==> flow/design.v <==
module calc_mvd_cost (
    input                       ap_clk,
    input                       ap_rst,
    input                       ap_start,
    input                       ap_ce,
    output logic                ap_done,
    output logic                ap_ready,
    output logic                ap_idle,
    input        [31:0]         x,
    input        [31:0]         y,
    input        [31:0]         mv_shift,
    input        [15:0]         mv_cand_0,
    input        [15:0]         mv_cand_1,
    input        [15:0]         mv_cand_2,
    input        [15:0]         mv_cand_3,
    output logic [63:0]         bitcost,
    output logic                bitcost_ap_vld,
    input        [63:0]         lambda_sqrt_integer_int64,
    input        [63:0]         lambda_sqrt_decimal_int64,
    output logic [63:0]         mvd_cost_int64,
    output logic                mvd_cost_int64_ap_vld
);
    localparam LAMBDA_DECIMAL_SHIFT_BITS = 14;
    localparam CTX_FRAC_BITS = 15;
    logic [31:0] x_shifted, y_shifted;
    logic [63:0] lambda_sqrt_integer_reg, lambda_sqrt_decimal_reg;
    logic [63:0] lambda_sqrt_integer_s2, lambda_sqrt_decimal_s2;
    logic [63:0] lambda_sqrt_integer_s3, lambda_sqrt_decimal_s3;
    logic [15:0] mv_cand_reg[4];
    logic [3:0] pipeline_valid;
    logic same_cand;
    logic [63:0] cand1_cost, cand2_cost;
    logic [63:0] selected_cost;
    logic [63:0] bitcost_s3;
    logic [63:0] cost_mult_lambda_int;
    logic [63:0] cost_mult_lambda_dec;
    logic ap_idle_r;
    logic ap_done_r;
    always_ff @(posedge ap_clk or posedge ap_rst) begin
        if (ap_rst) begin
            ap_idle_r <= 1'b1;
            ap_done_r <= 1'b0;
            x_shifted <= 32'b0;
            y_shifted <= 32'b0;
            lambda_sqrt_integer_reg <= 64'b0;
            lambda_sqrt_decimal_reg <= 64'b0;
            mv_cand_reg[0] <= 16'b0;
            mv_cand_reg[1] <= 16'b0;
            mv_cand_reg[2] <= 16'b0;
            mv_cand_reg[3] <= 16'b0;
            pipeline_valid[0] <= 1'b0;
            same_cand <= 1'b0;
            cand1_cost <= 64'b0;
            cand2_cost <= 64'b0;
            lambda_sqrt_integer_s2 <= 64'b0;
            lambda_sqrt_decimal_s2 <= 64'b0;
            pipeline_valid[1] <= 1'b0;
            selected_cost <= 0;
            lambda_sqrt_integer_s3 <= 64'b0;
            lambda_sqrt_decimal_s3 <= 64'b0;
            pipeline_valid[2] <= 1'b0;
            bitcost_s3 <= 64'b0;
            cost_mult_lambda_int <= 64'b0;
            cost_mult_lambda_dec <= 64'b0;
            pipeline_valid[3] <= 1'b0;
            bitcost <= 64'b0;
            bitcost_ap_vld <= 1'b0;
            mvd_cost_int64 <= 64'b0;
            mvd_cost_int64_ap_vld <= 1'b0;
        end
        else if (ap_ce) begin
            ap_idle_r <= ap_idle;
            ap_done_r <= ap_done;
            if (ap_start) begin
                x_shifted <= x << mv_shift;
                y_shifted <= y << mv_shift;
                lambda_sqrt_integer_reg <= lambda_sqrt_integer_int64;
                lambda_sqrt_decimal_reg <= lambda_sqrt_decimal_int64;
                mv_cand_reg[0] <= mv_cand_0;
                mv_cand_reg[1] <= mv_cand_1;
                mv_cand_reg[2] <= mv_cand_2;
                mv_cand_reg[3] <= mv_cand_3;
                pipeline_valid[0] <= 1'b1;
            end
            else begin
                pipeline_valid[0] <= 1'b0;
            end
            pipeline_valid[1] <= pipeline_valid[0];
            lambda_sqrt_integer_s2 <= lambda_sqrt_integer_reg;
            lambda_sqrt_decimal_s2 <= lambda_sqrt_decimal_reg;
                same_cand <= (mv_cand_reg[0] == mv_cand_reg[2]) && (mv_cand_reg[1] == mv_cand_reg[3]);
                cand1_cost <= get_mvd_coding_cost(
                    $signed(x_shifted) - $signed(mv_cand_reg[0]),
                    $signed(y_shifted) - $signed(mv_cand_reg[1])
                );
                cand2_cost <= get_mvd_coding_cost(
                    $signed(x_shifted) - $signed(mv_cand_reg[2]),
                    $signed(y_shifted) - $signed(mv_cand_reg[3])
                );
            pipeline_valid[2] <= pipeline_valid[1];
            lambda_sqrt_integer_s3 <= lambda_sqrt_integer_s2;
            lambda_sqrt_decimal_s3 <= lambda_sqrt_decimal_s2;
                if (same_cand) begin
                    selected_cost <= cand1_cost;
                end
                else begin
                    selected_cost <= (cand2_cost < cand1_cost) ? cand2_cost : cand1_cost;
                end
            pipeline_valid[3] <= pipeline_valid[2];
                bitcost_s3 <= selected_cost;
                cost_mult_lambda_int <= selected_cost * lambda_sqrt_integer_s3;
                cost_mult_lambda_dec <= selected_cost * lambda_sqrt_decimal_s3;
            bitcost_ap_vld <= pipeline_valid[3];
            mvd_cost_int64_ap_vld <= pipeline_valid[3];
                bitcost <= bitcost_s3;
                mvd_cost_int64 <= cost_mult_lambda_int + (cost_mult_lambda_dec >> LAMBDA_DECIMAL_SHIFT_BITS);
        end
    end
    assign ap_ready = 1'b1;
    assign ap_done  = mvd_cost_int64_ap_vld;
    always_comb begin
        ap_idle = ap_idle_r;
        if (ap_start && ap_ce) begin
            ap_idle = 0;
        end
        else if (ap_done_r && ap_ce) begin
            ap_idle = 1;
        end
    end
    function automatic logic [63:0] get_mvd_coding_cost(input logic signed [31:0] mvd_hor, input logic signed [31:0] mvd_ver);
        logic [63:0] bitcost_temp;
        logic [63:0] x_abs, y_abs;
        logic [63:0] Q;
        logic [63:0] a, b;
        bitcost_temp = 64'd4 << CTX_FRAC_BITS;
        x_abs = (mvd_hor < 0) ? -mvd_hor : mvd_hor;
        y_abs = (mvd_ver < 0) ? -mvd_ver : mvd_ver;
        Q = 64'd1 << CTX_FRAC_BITS;
        bitcost_temp += (x_abs == 1) ? Q : 64'b0;
        bitcost_temp += (y_abs == 1) ? Q : 64'b0;
        a = get_ep_ex_golomb_bitcost_withpow(x_abs);
        b = get_ep_ex_golomb_bitcost_withpow(y_abs);
        get_mvd_coding_cost = ((a + b + bitcost_temp) >> CTX_FRAC_BITS) << 34;
    endfunction
    function automatic logic [63:0] get_ep_ex_golomb_bitcost_withpow(input logic [63:0] symbol);
        if (symbol >= 32768)
            get_ep_ex_golomb_bitcost_withpow = 64'd983040;
        else if (symbol >= 16384)
            get_ep_ex_golomb_bitcost_withpow = 64'd917504;
        else if (symbol >= 8192)
            get_ep_ex_golomb_bitcost_withpow = 64'd851968;
        else if (symbol >= 4096)
            get_ep_ex_golomb_bitcost_withpow = 64'd786432;
        else if (symbol >= 2048)
            get_ep_ex_golomb_bitcost_withpow = 64'd720896;
        else if (symbol >= 1024)
            get_ep_ex_golomb_bitcost_withpow = 64'd655360;
        else if (symbol >= 512)
            get_ep_ex_golomb_bitcost_withpow = 64'd589824;
        else if (symbol >= 256)
            get_ep_ex_golomb_bitcost_withpow = 64'd524288;
        else if (symbol >= 128)
            get_ep_ex_golomb_bitcost_withpow = 64'd458752;
        else if (symbol >= 64)
            get_ep_ex_golomb_bitcost_withpow = 64'd393216;
        else if (symbol >= 32)
            get_ep_ex_golomb_bitcost_withpow = 64'd327680;
        else if (symbol >= 16)
            get_ep_ex_golomb_bitcost_withpow = 64'd262144;
        else if (symbol >= 8)
            get_ep_ex_golomb_bitcost_withpow = 64'd196608;
        else if (symbol >= 4)
            get_ep_ex_golomb_bitcost_withpow = 64'd131072;
        else if (symbol >= 2)
            get_ep_ex_golomb_bitcost_withpow = 64'd65536;
        else
            get_ep_ex_golomb_bitcost_withpow = 64'd0;
    endfunction
endmodule
Hand-over note for calc_mvd_cost

[Reports on calc_mvd_cost]
Each step is given for the RTL above and for the edited RTL.
"unedited" refers to lines of the RTL above, "edited" to lines of the edited file.
"change" is "edited" less "unedited", of the values as shown; "rel. change" is that difference over "unedited", in percent.
Operators carry their Yosys type and port widths (W data, S select, Z words).
Library cell names are shortened.
The mark -- stands for no value.
Design
  top: calc_mvd_cost
  clock: ap_clk
  library: sky130hd
  timing corner: tt_025C_1v80

[Edit of the RTL]
Unified diff, file above to edited file.
The edited RTL no longer does the same as the RTL above: the edit was made by script, with no optimisation intended.
begin of diff
@@ -13,5 +13,5 @@
     input        [15:0]         mv_cand_1,
     input        [15:0]         mv_cand_2,
-    input        [15:0]         mv_cand_3,
+    input        [15:0]         mv_cand_3_in,
     output logic [63:0]         bitcost,
     output logic                bitcost_ap_vld,
@@ -21,4 +21,6 @@
     output logic                mvd_cost_int64_ap_vld
 );
+    logic [15:0] mv_cand_3;
+    always_ff @(posedge ap_clk) mv_cand_3 <= mv_cand_3_in;
     localparam LAMBDA_DECIMAL_SHIFT_BITS = 14;
     localparam CTX_FRAC_BITS = 15;
end of diff

[After elaboration]
Counts by Yosys on the flattened word-level netlist (proc, flatten, opt, wreduce). Print and check cells are left out. Cells with the same type and inputs are merged into one.
Storage and ports
  register bits after elaboration: unedited 964, edited 980, change +16, rel. change +1.66%
  input bits: unedited 292, edited 292, change 0, rel. change 0.00%
  output and inout port bits: unedited 133, edited 133, change 0, rel. change 0.00%
  elaborated cells: unedited 201, edited 202, change +1, rel. change +0.50%
Operators by class
  $add $sub $neg: unedited 17, edited 17, change 0, rel. change 0.00%
  $mul: unedited 2, edited 2, change 0, rel. change 0.00%
  order comparisons: unedited 65, edited 65, change 0, rel. change 0.00%
  equality and inequality tests: unedited 6, edited 6, change 0, rel. change 0.00%
  shifts and indexed selects: unedited 2, edited 2, change 0, rel. change 0.00%
  muxes and demuxes: unedited 77, edited 77, change 0, rel. change 0.00%
  reductions and logical operators: unedited 4, edited 4, change 0, rel. change 0.00%
Operators with widths
  $mux W20: unedited 32, edited 32, change 0, rel. change 0.00%
  $mux W19: unedited 16, edited 16, change 0, rel. change 0.00%
  $mux W18: unedited 8, edited 8, change 0, rel. change 0.00%
  $mux W64: unedited 6, edited 6, change 0, rel. change 0.00%
  $eq A64 B1 Y1 const B: unedited 4, edited 4, change 0, rel. change 0.00%
  $ge A64 B10 Y1 const B: unedited 4, edited 4, change 0, rel. change 0.00%
  $ge A64 B11 Y1 const B: unedited 4, edited 4, change 0, rel. change 0.00%
  $ge A64 B12 Y1 const B: unedited 4, edited 4, change 0, rel. change 0.00%
  $ge A64 B13 Y1 const B: unedited 4, edited 4, change 0, rel. change 0.00%
  $ge A64 B14 Y1 const B: unedited 4, edited 4, change 0, rel. change 0.00%
  $ge A64 B15 Y1 const B: unedited 4, edited 4, change 0, rel. change 0.00%
  $ge A64 B16 Y1 const B: unedited 4, edited 4, change 0, rel. change 0.00%
  $ge A64 B2 Y1 const B: unedited 4, edited 4, change 0, rel. change 0.00%
  $ge A64 B3 Y1 const B: unedited 4, edited 4, change 0, rel. change 0.00%
  $ge A64 B4 Y1 const B: unedited 4, edited 4, change 0, rel. change 0.00%
  $ge A64 B5 Y1 const B: unedited 4, edited 4, change 0, rel. change 0.00%
  $ge A64 B6 Y1 const B: unedited 4, edited 4, change 0, rel. change 0.00%
  $ge A64 B7 Y1 const B: unedited 4, edited 4, change 0, rel. change 0.00%
  $ge A64 B8 Y1 const B: unedited 4, edited 4, change 0, rel. change 0.00%
  $ge A64 B9 Y1 const B: unedited 4, edited 4, change 0, rel. change 0.00%
  $lt A32 B1 Y1 const B: unedited 4, edited 4, change 0, rel. change 0.00%
  $mux W16: unedited 4, edited 4, change 0, rel. change 0.00%
  $mux W17: unedited 4, edited 4, change 0, rel. change 0.00%
  $mux W45: unedited 4, edited 4, change 0, rel. change 0.00%
  $neg A32 Y64: unedited 4, edited 4, change 0, rel. change 0.00%
  $sub A32 B16 Y32: unedited 4, edited 4, change 0, rel. change 0.00%
  $logic_and A1 B1 Y1: unedited 3, edited 3, change 0, rel. change 0.00%
  $mux W1: unedited 3, edited 3, change 0, rel. change 0.00%
Not every row of either side is listed.

[Depth]
Depth = most cells in a row (Yosys ltp): at word level without a register or memory, in the mapped netlist without a sequential cell, where the memories' decode and read muxes count.
Logic depth
  depth after elaboration: unedited 22, edited 22, change 0, rel. change 0.00%
  ABC_AREA: unedited 0, edited 0
  mapped depth: unedited 33, edited 34, change +1, rel. change +3.03%

[After synthesis]
Yosys stat after the flow's synthesis: flattened, memories mapped to cells. It holds for the ABC_AREA given above (unset counts as 0); a run with the other value may have another netlist.
Mapped netlist
  mapped cells: unedited 5545, edited 5534, change -11, rel. change -0.20%
  synthesis area (um^2): unedited 50571.0, edited 50975.1, change +404.1, rel. change +0.80%
  sequential part of the area (um^2): unedited 11387.2, edited 11707.5, change +320.3, rel. change +2.81%
  flip-flop cells: unedited 455, edited 471, change +16, rel. change +3.52%
  buffers: unedited 293, edited 304, change +11, rel. change +3.75%
Cells by type
  nor3_1: unedited 105, edited 79, change -26, rel. change -24.76%
  xor2_1: unedited 70, edited 96, change +26, rel. change +37.14%
  a21o_1: unedited 74, edited 93, change +19, rel. change +25.68%
  and3_1: unedited 40, edited 57, change +17, rel. change +42.50%
  inv_1: unedited 599, edited 583, change -16, rel. change -2.67%
  dfxtp_1: unedited 0, edited 16, change +16
  nor2b_1: unedited 100, edited 85, change -15, rel. change -15.00%
  or3_1: unedited 39, edited 24, change -15, rel. change -38.46%
  or2_2: unedited 34, edited 19, change -15, rel. change -44.12%
  a31oi_1: unedited 36, edited 48, change +12, rel. change +33.33%
  nand2b_1: unedited 43, edited 32, change -11, rel. change -25.58%
  nor4_1: unedited 38, edited 27, change -11, rel. change -28.95%
  o31a_1: unedited 19, edited 8, change -11, rel. change -57.89%
  a211oi_1: unedited 97, edited 87, change -10, rel. change -10.31%
  o31ai_1: unedited 38, edited 28, change -10, rel. change -26.32%
  a22oi_1: unedited 5, edited 15, change +10, rel. change +200.00%
  nor2_1: unedited 242, edited 233, change -9, rel. change -3.72%
  mux2_2: unedited 355, edited 363, change +8, rel. change +2.25%
Not every row of either side is listed.

[Path before layout]
Source: OpenSTA report_checks on the synthesized netlist (no wires, ideal clock, input and output delay 20% of the period each), path of least setup slack; recovery checks are left aside. Register names are those of the netlist, which keeps one name where synthesis merged equal registers.
Timing after synthesis
  kind: unedited register to register, edited register to register
  start point: unedited register (no name shown), edited register (no name shown)
  end point: unedited register (no name shown), edited register (no name shown)
  clock period (ns): unedited 9.0, edited 9.0, change 0.0, rel. change 0.00%
  library setup time (ns): unedited 0.137, edited 0.137, change 0.000
  data arrival time (ns): unedited 7.310, edited 8.155, change +0.845, rel. change +11.56%
  setup slack (ns): unedited 1.553, edited 0.708, change -0.845
  delay of the path (ns): unedited 7.447, edited 8.292, change +0.845, rel. change +11.35%
  stages on the path: unedited 30, edited 33, change +3, rel. change +10.00%
  buffers on the path: unedited 2, edited 2, change 0, rel. change 0.00%
  period reached after synthesis (ns): unedited 7.447, edited 8.292, change +0.845, rel. change +11.35%
"delay of the path" = arrival - input delay + setup time.
"stages on the path": output pins that drive a net of the path, with the launching flip-flop's if there is one; two outputs of one cell count as two.
"period reached after synthesis" = period - worst setup slack (recovery checks aside). The figure is calculated, with input and output delays left at 20% of the set period.
Between the ends stands the longest chain of elaborated cells between them, by number of cells; it is not shown to be the way that was timed. Of several equally long chains one is given.
A line is the first line of the expression or statement that the cell stems from. Yosys adds cells for indexed reads and writes and turns some case tables into memories.
On the way, after synthesis, unedited
  cells stage by stage: dfrtp_1 clkbuf_1 clkbuf_1 nand2_1 fa_1 inv_1 fa_1 fa_1 ha_1 ha_1 inv_1 fa_1 inv_1 ha_1 ha_1 ha_1 ha_1 ha_1 and3_1 a221o_1 nor4_1 or3_1 a31oi_1 a41oi_1 a21oi_1 a211oi_1 o21bai_1 a21oi_1 xnor2_1 a21oi_1
  cells in the longest elaborated chain: 1
RTL lines, path after synthesis, unedited (line)
  from (decl): 33
  from (assign): 104
  from (assign): 107
  $mul A64 B64 Y64: 112
  to (assign): 64
  to (assign): 112
  to (decl): 36
On the way, after synthesis, edited
  cells stage by stage: dfrtp_1 clkbuf_1 clkbuf_1 nand2_1 fa_1 inv_1 fa_1 fa_1 ha_1 ha_1 inv_1 fa_1 inv_1 ha_1 ha_1 inv_1 fa_1 inv_1 ha_1 ha_1 or4_1 o311a_1 a21oi_1 o21ai_0 a211oi_1 nand2_1 and3_1 o41ai_1 a21boi_0 or4_1 a31oi_1 xnor2_1 a21oi_1
  cells in the longest elaborated chain: 1
RTL lines, path after synthesis, edited (line)
  from (decl): 35
  from (assign): 106
  from (assign): 109
  $mul A64 B64 Y64: 114
  to (assign): 66
  to (assign): 114
  to (decl): 38

[Timing after layout]
From the final timing report of the runs of set A: the path of least setup slack in the routed layout; clock arrival at registers is part of the times.
Timing after layout
  kind: unedited register to register, edited register to register
  start point: unedited register (no name shown), edited register (no name shown)
  end point: unedited register (no name shown), edited register (no name shown)
  clock period (ns): unedited 9.0, edited 9.0, change 0.0, rel. change 0.00%
  library setup time (ns): unedited 0.11, edited 0.15, change +0.04
  data arrival time (ns): unedited 8.53, edited 9.12, change +0.59, rel. change +6.92%
  setup slack (ns): unedited 1.01, edited 0.39, change -0.62
  stages on the path: unedited 31, edited 32, change +1, rel. change +3.23%
  buffers on the path: unedited 2, edited 1, change -1, rel. change -50.00%
Between the ends stands the longest chain of elaborated cells between them, by number of cells; it is not shown to be the way that was timed. Of several equally long chains one is given.
On the way, after layout, unedited
  cells stage by stage: dfrtp_2 buf_4 buf_4 nand2_1 fa_1 inv_1 fa_1 fa_1 ha_1 ha_1 ha_1 ha_1 ha_1 inv_1 fa_1 inv_1 ha_1 ha_1 o21ai_0 nand2b_1 a21oi_1 a211oi_1 nor2_1 a21oi_1 a211oi_1 o31ai_1 o21ai_0 nand2b_1 a21oi_1 xnor2_1 mux2_2
  cells in the longest elaborated chain: 1
RTL lines, path after layout, unedited (line)
  from (decl): 33
  from (assign): 104
  from (assign): 107
  $mul A64 B64 Y64: 111
  to (assign): 63
  to (assign): 111
  to (decl): 35
On the way, after layout, edited
  cells stage by stage: dfrtp_2 nand2_1 fa_1 fa_1 inv_1 fa_1 ha_1 ha_1 inv_1 fa_1 inv_1 ha_1 ha_1 inv_1 fa_1 inv_1 ha_1 ha_1 or4_1 o311a_1 a21oi_1 o21ai_1 a211oi_2 nand2_1 and3_1 o41ai_2 buf_4 a21boi_0 or4_1 a31oi_1 xnor2_1 a21oi_1
  cells in the longest elaborated chain: 1
RTL lines, path after layout, edited (line)
  from (decl): 35
  from (assign): 106
  from (assign): 109
  $mul A64 B64 Y64: 114
  to (assign): 66
  to (assign): 114
  to (decl): 38

[Flow runs]
Both versions went through the flow (Yosys, OpenROAD) with the same settings in each pair. Constraints: input delay and output delay 20% of the set period each, output load 0.01 pF.
Flow settings, set A
  period_ns: 9.0
  CAP_MARGIN: 20
  CORE_MARGIN: 2
  CORE_UTILIZATION: 40
  SLEW_MARGIN: 20
Results, set A
  post-synthesis cell area (um^2): unedited 50571.0, edited 50975.1, change +404.1, rel. change +0.80%
  area inside the die boundary (um^2): unedited 129287.0, edited 130310.0, change +1023.0, rel. change +0.79%
  standard-cell area after routing (um^2): unedited 56555.5, edited 56948.4, change +392.9, rel. change +0.69%
  final utilization (%): unedited 45.0, edited 45.2, change +0.2
  setup slack of the critical path (ns): unedited 1.012, edited 0.392, change -0.620
  setup total negative slack (ns): unedited 0.000, edited 0.000, change 0.000
  worst hold slack after layout (ns): unedited 0.492, edited 0.462, change -0.030
  overall power (W): unedited 0.017029, edited 0.016662, change -0.000367, rel. change -2.16%
  period achieved (ns): unedited 7.988, edited 8.608, change +0.620, rel. change +7.76%
Flow settings, set B
  CAP_MARGIN: 0
  CELL_PAD_IN_SITES_DETAIL_PLACEMENT: 2
  CORE_UTILIZATION: 32
  CTS_CLUSTER_SIZE: 12
  GPL_ROUTABILITY_DRIVEN: 0
  PLACE_DENSITY_LB_ADDON: 0.06
  period_ns: 10.0
  CORE_MARGIN: 2
  SLEW_MARGIN: 20
Results, set B
  post-synthesis cell area (um^2): unedited 50571.0, edited 50975.1, change +404.1, rel. change +0.80%
  area inside the die boundary (um^2): unedited 161230.0, edited 162506.0, change +1276.0, rel. change +0.79%
  standard-cell area after routing (um^2): unedited 57193.6, edited 57614.0, change +420.4, rel. change +0.74%
  final utilization (%): unedited 36.5, edited 36.4, change -0.1
  setup slack of the critical path (ns): unedited 1.464, edited 0.779, change -0.685
  setup total negative slack (ns): unedited 0.000, edited 0.000, change 0.000
  worst hold slack after layout (ns): unedited 0.496, edited 0.450, change -0.046
  overall power (W): unedited 0.015916, edited 0.01561, change -0.000306, rel. change -1.92%
  period achieved (ns): unedited 8.536, edited 9.221, change +0.685, rel. change +8.02%
"period achieved": clock period set for the run, less the worst setup slack. It is reckoned from that one timing run; input and output delays stay at 20% of the period that was set.
By "overall power" is meant OpenSTA's value without simulated activity: inputs other than the clock are taken to toggle once in ten clock periods, and the tool carries that through the logic.

End of note.
